==> flow/design.v <==
module fpmultiplier (output logic [31:0] product, output logic ready,
		input logic [31:0] a, input logic clock, nreset);
enum {activation, start, loada, loadb, check, special, regularcalculation,carries, final_output}state;
logic [31:0] multi_a, multi_b;
logic [47:0] manti_48bit;
logic [22:0] manti_23bit; 
logic [9:0] expon; 
logic sign;
logic infinite_a,NaN_a,zero_a,infinite_b,NaN_b,zero_b; 
assign  infinite_a = (multi_a[30:23]==8'b11111111)&&(multi_a[22:0]==0);
assign  NaN_a = (multi_a[30:23]==8'b11111111)&&(multi_a[22:0]!=0);
assign  zero_a = (multi_a[30:23]==0);
assign  infinite_b = (multi_b[30:23]==8'b11111111)&&(multi_b[22:0]==0);
assign  NaN_b = (multi_b[30:23]==8'b11111111)&&(multi_b[22:0]!=0);
assign  zero_b = (multi_b[30:23]==0); 
always_ff @(posedge clock, negedge nreset)
if (~nreset)
  begin 
  product <=0;
  multi_a <= 0;
  multi_b <= 0;
  state <= start;
  ready <= 0;
  end
else
begin 
  case (state)
    activation:
           begin
           ready <=1;
           end
    start: 
           begin
           ready <= 0;
           state <= loada;
           end
    loada: 
           begin 
           multi_a <= a;
           state <= loadb;
           end
    loadb: 
           begin
           multi_b <= a;
           state <= check;        
           end
    check:
           begin
           sign <= multi_a[31]^multi_b[31];
           if(NaN_a||infinite_a||zero_a||NaN_b||infinite_b||zero_b)
           state <= special;
           else
           state <= regularcalculation;
           end
    special:
           begin
            state <= final_output;
            if (NaN_a||NaN_b) 
              begin
              expon <= 10'b0011111111;
              manti_23bit <= 1;
              end
            else if (infinite_a||infinite_b) 
              begin
              if (zero_a|zero_b)  
                begin
                expon <= 10'b0011111111;
                manti_23bit <= 1;  
                end
              else 
                begin
                expon <= 10'b0011111111;
                manti_23bit <= 0;
                end
              end
            else 
              begin 
              expon <= 10'b0000000000;
              manti_23bit <= 0;
              end
           end
    regularcalculation:
           begin
           state <= carries;
           sign <= multi_a[31]^multi_b[31];
           manti_48bit <= {1'b1, {multi_a[22:0]}}*{1'b1, {multi_b[22:0]}};
           expon <= {2'b00,multi_a[30:23]}+{2'b00,multi_b[30:23]}-10'd127; 
           end 
    carries:
           begin 
           state <= final_output;
           if (manti_48bit[47]==1)  
             begin
             expon <= expon + 1'b1; 
             manti_48bit <= manti_48bit>>1|{{25{1'b0}},1'b1,{22{1'b0}}}; 
             end
           else
             begin  
             manti_48bit <= manti_48bit|{{25{1'b0}},1'b1,{22{1'b0}}}; 
             end
           end
    final_output:
           begin 
           ready <= 1;
           state <= start;        
           if (NaN_a||infinite_a||zero_a||NaN_b||infinite_b||zero_b)
             product <= {sign,expon[7:0],manti_23bit};
           else if ($signed(expon) >= 255)
             product <= {sign,8'b11111111,23'd0};
           else if ($signed(expon) <= 0)
             product <= {sign,31'd0};
           else 
             product <= {sign,expon[7:0],manti_48bit[45:23]};
           end 
  endcase
end
endmodule
Appendix: tool output

### Tool chain data of fpmultiplier

Each step is given for the RTL above and for the edited RTL.
"original" refers to lines of the RTL above, "edited" to lines of the edited file.
"change": "edited" minus "original" as printed here. "rel. change": 100 x difference / "original".
Operators carry their Yosys type and port widths (W data, S select, Z words).
Cell names lack the library's common part.
A cell with - has no value.

| set-up | value |
|---|---|
| top module | fpmultiplier |
| clock input | clock |
| cell library | sky130hd |
| corner | tt_025C_1v80 |

### Edit of the RTL

Unified diff, file above to edited file.
A script made this edit. It changes what the design does and was not meant as an optimisation.

```diff
@@ -106,5 +106,5 @@
            if (NaN_a||infinite_a||zero_a||NaN_b||infinite_b||zero_b)
              product <= {sign,expon[7:0],manti_23bit};
-           else if ($signed(expon) >= 255)
+           else if ($signed(expon) == 255)
              product <= {sign,8'b11111111,23'd0};
            else if ($signed(expon) <= 0)
```

### Elaborated design

Counts by Yosys on the flattened word-level netlist (proc, flatten, opt, wreduce; memories kept). Register bits leave out memories and registers merged into their read ports (data or address). Print and check cells are left out. Cells with the same type and inputs are merged into one.

Bit counts:

| item | original | edited | change | rel. change (%) |
|---|---|---|---|---|
| register bits | 211 | 211 | 0 | 0.00 |
| input bits | 34 | 34 | 0 | 0.00 |
| output and inout port bits | 33 | 33 | 0 | 0.00 |
| cells after elaboration | 76 | 76 | 0 | 0.00 |

Operators by class:

| item | original | edited | change | rel. change (%) |
|---|---|---|---|---|
| add/sub/neg operators | 3 | 3 | 0 | 0.00 |
| multipliers | 1 | 1 | 0 | 0.00 |
| magnitude comparators | 2 | 1 | -1 | -50.00 |
| equal/unequal tests | 11 | 12 | +1 | +9.09 |
| muxes and demuxes | 14 | 14 | 0 | 0.00 |
| bitwise operators | 3 | 3 | 0 | 0.00 |
| reduce/logical cells | 31 | 31 | 0 | 0.00 |

Operators by type and width:

| cell | original | edited | change | rel. change (%) |
|---|---|---|---|---|
| $ge A10 B9 Y1 const B | 1 | 0 | -1 | -100.00 |
| $eq A10 B9 Y1 const B | 0 | 1 | +1 | - |

Unchanged operator kinds not shown: 36.

### Longest topological paths

Longest topological path by Yosys (ltp), each cell counted once; first at word level (registers and memories cut), then after technology mapping (sequential cells cut; the memories' decode and read muxes count).

Depth:

| item | original | edited | change | rel. change (%) |
|---|---|---|---|---|
| depth after elaboration | 9 | 9 | 0 | 0.00 |
| ABC_AREA | 0 | 0 | - | - |
| mapped depth | 26 | 27 | +1 | +3.85 |
| gate-level depth less buffers | 24 | 25 | +1 | +4.17 |

### After synthesis

The flow's flattened synthesis, as Yosys stat reports it; memories are mapped. The netlist is that of the ABC_AREA named above (0 if unset); the other value can give another one.

Synthesis totals:

| item | original | edited | change | rel. change (%) |
|---|---|---|---|---|
| mapped cells | 2587 | 2618 | +31 | +1.20 |
| synthesis area (mm²) | 0.024511 | 0.0244735 | -0.0000375 | -0.15 |
| sequential area (mm²) | 0.0037398 | 0.0037398 | 0.0000000 | 0.00 |
| flip-flop cells | 142 | 142 | 0 | 0.00 |
| buffers | 122 | 124 | +2 | +1.64 |

Cell types:

| cell type | original | edited | change | rel. change (%) |
|---|---|---|---|---|
| o21ai_0 | 42 | 77 | +35 | +83.33 |
| a22o_1 | 24 | 2 | -22 | -91.67 |
| nand2_1 | 347 | 365 | +18 | +5.19 |
| inv_1 | 610 | 626 | +16 | +2.62 |
| xnor2_1 | 18 | 24 | +6 | +33.33 |
| o31ai_1 | 10 | 4 | -6 | -60.00 |
| o21ai_1 | 5 | 0 | -5 | -100.00 |
| nor3_1 | 15 | 11 | -4 | -26.67 |
| o211ai_1 | 8 | 4 | -4 | -50.00 |
| nor3b_1 | 5 | 1 | -4 | -80.00 |
| nand3_1 | 14 | 17 | +3 | +21.43 |
| xor2_1 | 11 | 14 | +3 | +27.27 |
| o21bai_1 | 10 | 7 | -3 | -30.00 |
| nor2b_1 | 7 | 4 | -3 | -42.86 |
| a211oi_1 | 5 | 2 | -3 | -60.00 |
| nand4b_1 | 3 | 0 | -3 | -100.00 |
| o311a_1 | 3 | 0 | -3 | -100.00 |
| mux2i_1 | 0 | 3 | +3 | - |

Unchanged cell types not shown: 16.
The list need not be complete.

### Path before layout

OpenSTA on the mapped netlist: ideal clock, no wires. The path of least setup slack (recovery checks aside). Input and output delay are each 20% of the period. Register names are those of the netlist, which keeps one name where synthesis merged equal registers.

Path post-synthesis:

| item | original | edited | change | rel. change (%) |
|---|---|---|---|---|
| path kind | register -> register | register -> register | - | - |
| start point | register multi_a[7] | register multi_b[4] | - | - |
| end point | register manti_48bit[45] | register manti_48bit[45] | - | - |
| period (ns) | 9.0 | 9.0 | 0.0 | 0.00 |
| setup time (ns) | 0.265 | 0.269 | +0.004 | - |
| launch time at the first pin (ns) | 0.000 | 0.000 | 0.000 | - |
| data arrival time (ns) | 6.445 | 6.678 | +0.233 | +3.62 |
| required time (ns) | 8.735 | 8.731 | -0.004 | -0.05 |
| slack (ns) | 2.290 | 2.052 | -0.238 | - |
| path delay (ns) | 6.710 | 6.947 | +0.237 | +3.53 |
| stages on the path | 24 | 28 | +4 | +16.67 |
| buffers on the path | 2 | 2 | 0 | 0.00 |
| period reached after synthesis (ns) | 6.71 | 6.948 | +0.238 | +3.55 |

"path delay" = arrival - input delay + setup time.
"stages on the path": output pins that drive a net of the path, with the launching flip-flop's if there is one; two outputs of one cell count as two.
"period reached after synthesis" is the clock period less the worst setup slack; recovery checks do not enter. This is arithmetic on one report: input and output delays are still those of the set period (20% each).
The rows between start and end are the longest chain of elaborated cells between them; the timing report does not say that the signal goes this way. Where chains are equally long, one stands for them.
Each line given opens the expression or statement behind the cell; cells for indexed reads and writes are added by Yosys, which also makes memories of some case tables.
At most two assigning lines are given for a register; there are more.

| between the ends, post-synthesis, original | value |
|---|---|
| cell sequence | dfrtp_1 -> clkbuf_1 -> clkbuf_1 -> nand2_1 -> fa_1 -> inv_1 -> fa_1 -> inv_1 -> fa_1 -> inv_1 -> fa_1 -> fa_1 -> fa_1 -> inv_1 -> fa_1 -> inv_1 -> ha_1 -> nand4_1 -> nor4_4 -> o211ai_2 -> a21bo_4 -> a21o_1 -> a2111oi_4 -> nor3_1 |
| cells in the longest elaborated chain | 2 |
| elaborated cells on any way between the ends | 2 |
| RTL lines with such cells | 2 |
| classes of those cells | mul: 1; mux: 1 |

RTL lines, path post-synthesis, original:

| item | line | text |
|---|---|---|
| start, declared | 4 | `logic [31:0] multi_a, multi_b;` |
| start, assigned | 20 | `multi_a <= 0;` |
| start, assigned | 39 | `multi_a <= a;` |
| $mul A24 B24 Y48 | 86 | `manti_48bit <= {1'b1, {multi_a[22:0]}}*{1'b1, {multi_b[22:0]}};` |
| $pmux W48 S2 | 27 | `case (state)` |
| end, assigned | 86 |  |
| end, assigned | 95 | `manti_48bit <= manti_48bit>>1\|{{25{1'b0}},1'b1,{22{1'b0}}};` |
| end, declared | 5 | `logic [47:0] manti_48bit;` |

| between the ends, post-synthesis, edited | value |
|---|---|
| cell sequence | dfrtp_1 -> clkbuf_1 -> clkbuf_1 -> nand2_1 -> fa_1 -> inv_1 -> fa_1 -> inv_1 -> fa_1 -> inv_1 -> fa_1 -> inv_1 -> fa_1 -> inv_1 -> fa_1 -> inv_1 -> fa_1 -> inv_1 -> ha_1 -> and3_2 -> and3_2 -> a21oi_1 -> o41ai_4 -> o21ai_0 -> nand3b_1 -> or3_1 -> a211oi_1 -> o31ai_1 |
| cells in the longest elaborated chain | 2 |
| elaborated cells on any way between the ends | 2 |
| RTL lines with such cells | 2 |
| classes of those cells | mul: 1; mux: 1 |

RTL lines, path post-synthesis, edited:

| item | line | text |
|---|---|---|
| start, declared | 4 | `logic [31:0] multi_a, multi_b;` |
| start, assigned | 21 | `multi_b <= 0;` |
| start, assigned | 44 | `multi_b <= a;` |
| $mul A24 B24 Y48 | 86 | `manti_48bit <= {1'b1, {multi_a[22:0]}}*{1'b1, {multi_b[22:0]}};` |
| $pmux W48 S2 | 27 | `case (state)` |
| end, assigned | 86 |  |
| end, assigned | 95 | `manti_48bit <= manti_48bit>>1\|{{25{1'b0}},1'b1,{22{1'b0}}};` |
| end, declared | 5 | `logic [47:0] manti_48bit;` |

### Path in the finished layout

Path of least setup slack in the final report of each run of set A (OpenROAD, finished layout, wires in). Where an end is a register, its clock arrival counts in the times.

Path after layout:

| item | original | edited | change | rel. change (%) |
|---|---|---|---|---|
| path kind | register -> register | register -> register | - | - |
| start point | register multi_b[8] | register multi_b[0] | - | - |
| end point | register manti_48bit[39] | register manti_48bit[45] | - | - |
| period (ns) | 9.0 | 9.0 | 0.0 | 0.00 |
| setup time (ns) | 0.18 | 0.26 | +0.08 | - |
| launch time at the first pin (ns) | 0.42 | 0.43 | +0.01 | +2.38 |
| data arrival time (ns) | 8.36 | 8.14 | -0.22 | -2.63 |
| required time (ns) | 9.23 | 9.16 | -0.07 | -0.76 |
| slack (ns) | 0.87 | 1.02 | +0.15 | - |
| stages on the path | 24 | 24 | 0 | 0.00 |
| buffers on the path | 0 | 0 | 0 | - |

The rows between start and end are the longest chain of elaborated cells between them; the timing report does not say that the signal goes this way. Where chains are equally long, one stands for them.
At most two assigning lines are given for a register; there are more.

| between the ends, after layout, original | value |
|---|---|
| cell sequence | dfrtp_1 -> clkinv_1 -> nor2_1 -> fa_1 -> fa_1 -> inv_1 -> fa_1 -> inv_1 -> fa_1 -> inv_1 -> fa_1 -> inv_1 -> fa_1 -> inv_1 -> fa_1 -> inv_1 -> ha_1 -> a21oi_1 -> o21ai_0 -> a2111oi_2 -> a21boi_0 -> o21ai_0 -> nand2_1 -> o311ai_1 |
| cells in the longest elaborated chain | 2 |
| elaborated cells on any way between the ends | 2 |
| RTL lines with such cells | 2 |
| classes of those cells | mul: 1; mux: 1 |

RTL lines, path after layout, original:

| item | line | text |
|---|---|---|
| start, declared | 4 | `logic [31:0] multi_a, multi_b;` |
| start, assigned | 21 | `multi_b <= 0;` |
| start, assigned | 44 | `multi_b <= a;` |
| $mul A24 B24 Y48 | 86 | `manti_48bit <= {1'b1, {multi_a[22:0]}}*{1'b1, {multi_b[22:0]}};` |
| $pmux W48 S2 | 27 | `case (state)` |
| end, assigned | 86 |  |
| end, assigned | 95 | `manti_48bit <= manti_48bit>>1\|{{25{1'b0}},1'b1,{22{1'b0}}};` |
| end, declared | 5 | `logic [47:0] manti_48bit;` |

| between the ends, after layout, edited | value |
|---|---|
| cell sequence | dfrtp_1 -> inv_1 -> fa_1 -> inv_1 -> fa_1 -> inv_1 -> fa_1 -> fa_1 -> inv_1 -> fa_1 -> fa_1 -> inv_1 -> fa_1 -> inv_1 -> ha_1 -> a21oi_1 -> o21ai_0 -> a21oi_1 -> o41ai_4 -> o21ai_0 -> nand3b_1 -> or3_1 -> a211oi_1 -> o31ai_1 |
| cells in the longest elaborated chain | 2 |
| elaborated cells on any way between the ends | 2 |
| RTL lines with such cells | 2 |
| classes of those cells | mul: 1; mux: 1 |

RTL lines, path after layout, edited:

| item | line | text |
|---|---|---|
| start, declared | 4 | `logic [31:0] multi_a, multi_b;` |
| start, assigned | 21 | `multi_b <= 0;` |
| start, assigned | 44 | `multi_b <= a;` |
| $mul A24 B24 Y48 | 86 | `manti_48bit <= {1'b1, {multi_a[22:0]}}*{1'b1, {multi_b[22:0]}};` |
| $pmux W48 S2 | 27 | `case (state)` |
| end, assigned | 86 |  |
| end, assigned | 95 | `manti_48bit <= manti_48bit>>1\|{{25{1'b0}},1'b1,{22{1'b0}}};` |
| end, declared | 5 | `logic [47:0] manti_48bit;` |

### Flow runs

Both versions went through the flow (Yosys, OpenROAD) with the same settings in each pair. Constraints: input delay and output delay 20% of the set period each, output load 0.01 pF.

| flow settings, set A | value |
|---|---|
| CORE_UTILIZATION | 40 |
| PLACE_DENSITY | 0.6 |
| period_ns | 9.0 |
| CAP_MARGIN | 20 |
| CORE_MARGIN | 2 |
| SLEW_MARGIN | 20 |

Results, set A:

| item | original | edited | change | rel. change (%) |
|---|---|---|---|---|
| netlist area reported by Yosys (mm²) | 0.024511 | 0.0244735 | -0.0000375 | -0.15 |
| area inside the die boundary (mm²) | 0.0632724 | 0.0631793 | -0.0000931 | -0.15 |
| standard-cell area of the final layout (mm²) | 0.0266956 | 0.0266118 | -0.0000838 | -0.31 |
| final utilization | 0.441 | 0.44 | -0.001 | - |
| worst setup slack after layout (ns) | 0.868 | 1.024 | +0.156 | - |
| setup total negative slack (ns) | 0.000 | 0.000 | 0.000 | - |
| total design power (mW) | 1.422 | 1.414 | -0.008 | -0.56 |
| achieved clock period (ns) | 8.132 | 7.976 | -0.156 | -1.92 |

| flow settings, set B | value |
|---|---|
| ABC_AREA | 0 |
| CELL_PAD_IN_SITES_DETAIL_PLACEMENT | 0 |
| CELL_PAD_IN_SITES_GLOBAL_PLACEMENT | 1 |
| CORE_UTILIZATION | 15 |
| GPL_ROUTABILITY_DRIVEN | 1 |
| GPL_TIMING_DRIVEN | 0 |
| PLACE_DENSITY_LB_ADDON | 0.15 |
| period_ns | 9.96 |
| CAP_MARGIN | 20 |
| CORE_MARGIN | 2 |
| SLEW_MARGIN | 20 |

Results, set B:

| item | original | edited | change | rel. change (%) |
|---|---|---|---|---|
| netlist area reported by Yosys (mm²) | 0.024511 | 0.0244735 | -0.0000375 | -0.15 |
| area inside the die boundary (mm²) | 0.166656 | 0.166403 | -0.000253 | -0.15 |
| standard-cell area of the final layout (mm²) | 0.0285599 | 0.0284986 | -0.0000613 | -0.21 |
| final utilization | 0.176 | 0.175 | -0.001 | - |
| worst setup slack after layout (ns) | 0.337 | 0.951 | +0.614 | - |
| setup total negative slack (ns) | 0.000 | 0.000 | 0.000 | - |
| total design power (mW) | 1.275 | 1.286 | +0.011 | +0.86 |
| achieved clock period (ns) | 9.623 | 9.009 | -0.614 | -6.38 |

"achieved clock period": clock period set for the run, less the worst setup slack. It is reckoned from that one timing run; input and output delays stay at 20% of the period that was set.
"total design power" is the tool's figure for a default switching activity; nothing was simulated.
